==> flow/design.v <==
module APB_Slave#( parameter DWIDTH = 32, AWIDTH = 5)            
(   input                                      PCLK,             
    input                                   PRESETn,             
    input                                     PSELx,             
    input                                   PENABLE,             
    input                        [AWIDTH-1:0] PADDR,             
    input                                    PWRITE,             
    input                       [DWIDTH-1:0] PWDATA,             
    output reg                  [DWIDTH-1:0] PRDATA,             
    output                                   PREADY,             
    output                                   PSLVERR             
);  
    localparam                  [2:0] IDLE   = 3'b000;           
    localparam                  [2:0] READY  = 3'b001;           
    localparam                  [2:0] READ   = 3'b010;           
    localparam                  [2:0] WRITE  = 3'b011;           
    localparam                  [2:0] ERROR  = 3'b100;           
    reg                           [2:0] current_state;           
    reg                           [2:0]    next_state;           
    reg           [DWIDTH-1:0] mem_arr[2**AWIDTH-1:0];           
    wire          [AWIDTH-1:0]           base_address;           
    wire                                   PADDR_VALID;          
always @(posedge PCLK,negedge PRESETn)
    if(!PRESETn)
        current_state <= IDLE;  
    else
        current_state <= next_state;  
always @(*)
begin
    case(current_state)  
        IDLE : 
                next_state <= PSELx? READY:IDLE;  
        READY: 
                next_state <= !PSELx?                IDLE   
                            : !PADDR_VALID?         ERROR  
                            : !PENABLE?             READY  
                            : !PWRITE?              READ
                            :                       WRITE; 
        WRITE: 
                next_state <= !PSELx?                IDLE   
                            : !PENABLE?             READY  
                            :                       WRITE; 
        READ : 
                next_state <= !PSELx?                IDLE   
                            : !PENABLE?             READY  
                            :                       READ;  
        ERROR: 
                next_state <= PSELx&!PADDR_VALID?   ERROR  
                            : PSELx?                READY  
                            :                       IDLE;  
        default:
                next_state <= IDLE;
    endcase
end
always @(posedge PCLK)
begin
    if(current_state==READY && PSELx && PENABLE && PWRITE)
        mem_arr[PADDR] <= PWDATA;
end
always @(*)
begin
    if(current_state==READY && PSELx && PENABLE && !PWRITE)
        PRDATA = mem_arr[PADDR];
    else
        PRDATA = {DWIDTH{1'b0}};
end
    assign base_address[AWIDTH-1:0] = 'b0;
    assign PADDR_VALID = (PADDR>base_address) || (PADDR<(2**AWIDTH-1+base_address));
    assign PREADY= (current_state==READY);
    assign PSLVERR= (current_state==ERROR);
endmodule
== Tool chain data of APB_Slave ==
The steps from the RTL of APB_Slave to its reports follow in flow order.
Line numbers count from 1 in the design file above.
Cell names lack the library's common part.
The mark -- stands for no value.
Design
  design top: APB_Slave
  clock input: PCLK
  standard-cell library: sky130hd
  corner: tt_025C_1v80

== Word-level counts ==
Source: Yosys, flattened and elaborated, memories not mapped. Widths are those after wreduce; folded enables and synchronous resets count as part of the registers. Registers that Yosys merges into a memory's read port (data or address) are not register bits. Print and check cells do not count. Equal cells are merged and count once.
Yosys's memory passes give these memory sizes; they may raise the number of words (mostly to a power of two), join words into wider ones and drop unused or constant bits.
Operators by class
  order comparisons: 2
  bitwise gates (word level): 1
  reductions and logical operators: 8
  mux-type cells: 15
  equality and inequality tests: 4
Operators with widths (number)
  2-to-1 mux 32 bit: 2
  case mux 3 bit (select 5 bit): 1
  2-to-1 mux 2 bit: 5
  2-to-1 mux 3 bit: 3
  == test 3 x 2 -> 1 bit with constant B: 2
  > comparator 5 x 1 -> 1 bit with constant B: 1
  less-than comparator 5 bit with constant B: 1
  2-to-1 mux 5 bit: 1
  logical AND 1 bit: 4
  == test 3 x 1 -> 1 bit with constant B: 1
  == test 3 bit with constant B: 1
  logical NOT 3 bit: 1
  2-to-1 mux 1 bit: 3
  logical NOT 1 bit: 2
  bitwise AND 1 bit: 1
  logical OR 1 bit: 1
Bit counts
  output and inout bits: 34
  memory bits (writable): 1024
  input port bits: 42
  memory cells: 1
  flip-flop bits (word level): 3
  word-level cells: 32
Memories
  mem_arr: words 32, bits a word 32, read ports 1, wr ports 1, line 20  | reg           [DWIDTH-1:0] mem_arr[2**AWIDTH-1:0];

== Longest topological paths ==
Depth = most cells in a row (Yosys ltp): at word level without a register or memory, in the mapped netlist without a sequential cell, where the memories' decode and read muxes count.
Logic depth
  word-level depth: 6
  ABC_AREA: 0
  gate-level depth with buffers: 8
  depth with buffers taken out: 4

== Netlist ==
The flow's flattened synthesis, as Yosys stat reports it; memories are mapped. The netlist is that of the ABC_AREA named above (0 if unset); the other value can give another one.
Cells by type (number)
  edfxtp_1: 1024
  mux2i_1: 512
  o22ai_1: 254
  nor2_1: 97
  buf_2: 68
  a31oi_1: 32
  nor4_1: 32
  clkbuf_1: 48
  buf_6: 9
  dfrtp_1: 4
  nand4bb_1: 6
  nand4b_1: 5
  nor3_1: 6
  or4b_1: 3
  dfstp_2: 1
  o22ai_2: 2
  buf_4: 3
  nand3b_1: 3
Not listed: further types 11, cells in them 21.
Synthesis totals
  sequential area: 30875.9 um^2
  mapped area: 39335.2 um^2
  buffers: 129
  flip-flop cells: 1029
  cell count: 2130

== Path before layout ==
Path of least setup slack by OpenSTA after synthesis, without wires, with an ideal clock, recovery checks aside; 20% of the period is set as input and as output delay. Where synthesis merged equal registers, the netlist keeps one of their names.
Path post-synthesis
  path kind: input -> register
  start: input port PADDR[1]
  end: memory mem_arr[27][0]
  library setup time: 0.461 ns
  path slack: 0.726 ns
  arrival time: 4.313 ns
  delay of the path: 3.674 ns
  clock period: 5.5 ns
  stages: 6
  external input delay: 1.100 ns
  path buffers: 4
  synthesis period reached: 4.774 ns
"delay of the path" = arrival - input delay + setup time.
"stages": output pins that drive a net of the path, with the launching flip-flop's if there is one; two outputs of one cell count as two.
"synthesis period reached" = period - worst setup slack (recovery checks aside). The figure is calculated, with input and output delays left at 20% of the set period.
Between the ends stands the longest chain of elaborated cells between them, by number of cells; it is not shown to be the way that was timed. Of several equally long chains one is given.
A line is the first line of the expression or statement that the cell stems from. Yosys adds cells for indexed reads and writes and turns some case tables into memories.
On the way, post-synthesis
  cells stage by stage: buf_2 -> buf_2 -> buf_2 -> buf_2 -> nand3_1 -> nor3_1
  length of the longest elaborated chain: 1
  elaborated cells on any way between the ends: 1
Ends and longest elaborated chain, post-synthesis
  start: declaration: line 6  | input                        [AWIDTH-1:0] PADDR,
  2-to-1 mux 5 bit: line 57  | if(current_state==READY && PSELx && PENABLE && PWRITE)
  end: declaration: line 20  | reg           [DWIDTH-1:0] mem_arr[2**AWIDTH-1:0];

== Path in the finished layout ==
Path of least setup slack in the final report of job 2 (OpenROAD, finished layout, wires in). Where an end is a register, its clock arrival counts in the times.
Path post-layout
  path kind: input -> output
  start: input port PADDR[4]
  end: output port PRDATA[18]
  path slack: 0.00 ns
  path buffers: 9
  clock period: 3.45 ns
  arrival time: 2.76 ns
  external input delay: 0.69 ns
  stages: 13
Between the ends stands the longest chain of elaborated cells between them, by number of cells; it is not shown to be the way that was timed. Of several equally long chains one is given.
The chain passes a memory read, where the word-level depth is cut; so it can be longer than that depth.
On the way, post-layout
  cells stage by stage: dlygate4sd2_1 -> buf_6 -> buf_4 -> buf_16 -> nand4b_1 -> buf_6 -> buf_12 -> buf_8 -> o22ai_1 -> nor4_2 -> buf_4 -> a31oi_1 -> buf_2
  length of the longest elaborated chain: 2
  elaborated cells on any way between the ends: 2
Ends and longest elaborated chain, post-layout
  start: declaration: line 6  | input                        [AWIDTH-1:0] PADDR,
  memory (32 x 32 bit): line 20  | reg           [DWIDTH-1:0] mem_arr[2**AWIDTH-1:0];
  2-to-1 mux 32 bit: line 62  | if(current_state==READY && PSELx && PENABLE && !PWRITE)
  end: declaration: line 9  | output reg                  [DWIDTH-1:0] PRDATA,

Add stored flow runs of APB_Slave

Stored flow runs of APB_Slave (5 of them; Yosys, OpenROAD, sky130hd). They differ in their settings and are not a sequence. Constraints: input delay and output delay 20% of the set period each, output load 0.01 pF.
By "power consumption" is meant OpenSTA's value without simulated activity: inputs other than the clock are taken to toggle once in ten clock periods, and the tool carries that through the logic.

==> job 1: settings <==
{ "CELL_PAD_IN_SITES_DETAIL_PLACEMENT": 1, "CORE_MARGIN": 3, "CORE_UTILIZATION": 63, "CTS_CLUSTER_DIAMETER": 51, "GPL_ROUTABILITY_DRIVEN": 0, "GPL_TIMING_DRIVEN": 1, "HOLD_SLACK_MARGIN": 0.08, "MAX_ROUTING_LAYER": "met5", "MIN_ROUTING_LAYER": "met2", "PLACE_DENSITY_LB_ADDON": 0.17, "TNS_END_PERCENT": 55, "period_ns": 3.22, "CAP_MARGIN": 20, "SLEW_MARGIN": 20 }
==> job 1: results <==
unfinished; error DPL-0033 in clock tree synthesis

==> job 2: settings <==
{ "period_ns": 3.45, "CAP_MARGIN": 20, "CORE_MARGIN": 2, "CORE_UTILIZATION": 40, "SLEW_MARGIN": 20 }
==> job 2: results <==
die area: 100863.0 um^2
total negative slack on setup checks: 0.000 ns
power consumption: 26.133 mW
worst setup slack after layout: 0.002 ns
utilization after routing: 50.7%
area of the synthesized netlist: 39335.2 um^2

==> job 3: settings <==
{ "CELL_PAD_IN_SITES_GLOBAL_PLACEMENT": 0, "CORE_MARGIN": 4, "CORE_UTILIZATION": 69, "CTS_CLUSTER_DIAMETER": 178, "CTS_CLUSTER_SIZE": 76, "GPL_ROUTABILITY_DRIVEN": 0, "MIN_ROUTING_LAYER": "met1", "PLACE_DENSITY_LB_ADDON": 0.04, "period_ns": 3.03, "CAP_MARGIN": 20, "SLEW_MARGIN": 20 }
==> job 3: results <==
total negative slack on setup checks: -0.571 ns
area of the synthesized netlist: 39335.2 um^2
worst setup slack after layout: -0.074 ns
utilization after routing: 82.7%
die area: 60890.5 um^2
power consumption: 21.972 mW

==> job 4: settings <==
{ "SETUP_SLACK_MARGIN": 1.61, "period_ns": 5.45, "CAP_MARGIN": 20, "CORE_MARGIN": 2, "CORE_UTILIZATION": 40, "SLEW_MARGIN": 20 }
==> job 4: results <==
worst setup slack after layout: 1.314 ns
total negative slack on setup checks: 0.000 ns
die area: 100863.0 um^2
area of the synthesized netlist: 39335.2 um^2
utilization after routing: 49.5%
power consumption: 16.498 mW

==> job 5: settings <==
{ "CORE_UTILIZATION": 30, "period_ns": 5.45, "CAP_MARGIN": 20, "CORE_MARGIN": 2, "SLEW_MARGIN": 20 }
==> job 5: results <==
area of the synthesized netlist: 39335.2 um^2
worst setup slack after layout: 0.127 ns
die area: 134029.0 um^2
power consumption: 16.238 mW
utilization after routing: 35.7%
total negative slack on setup checks: 0.000 ns
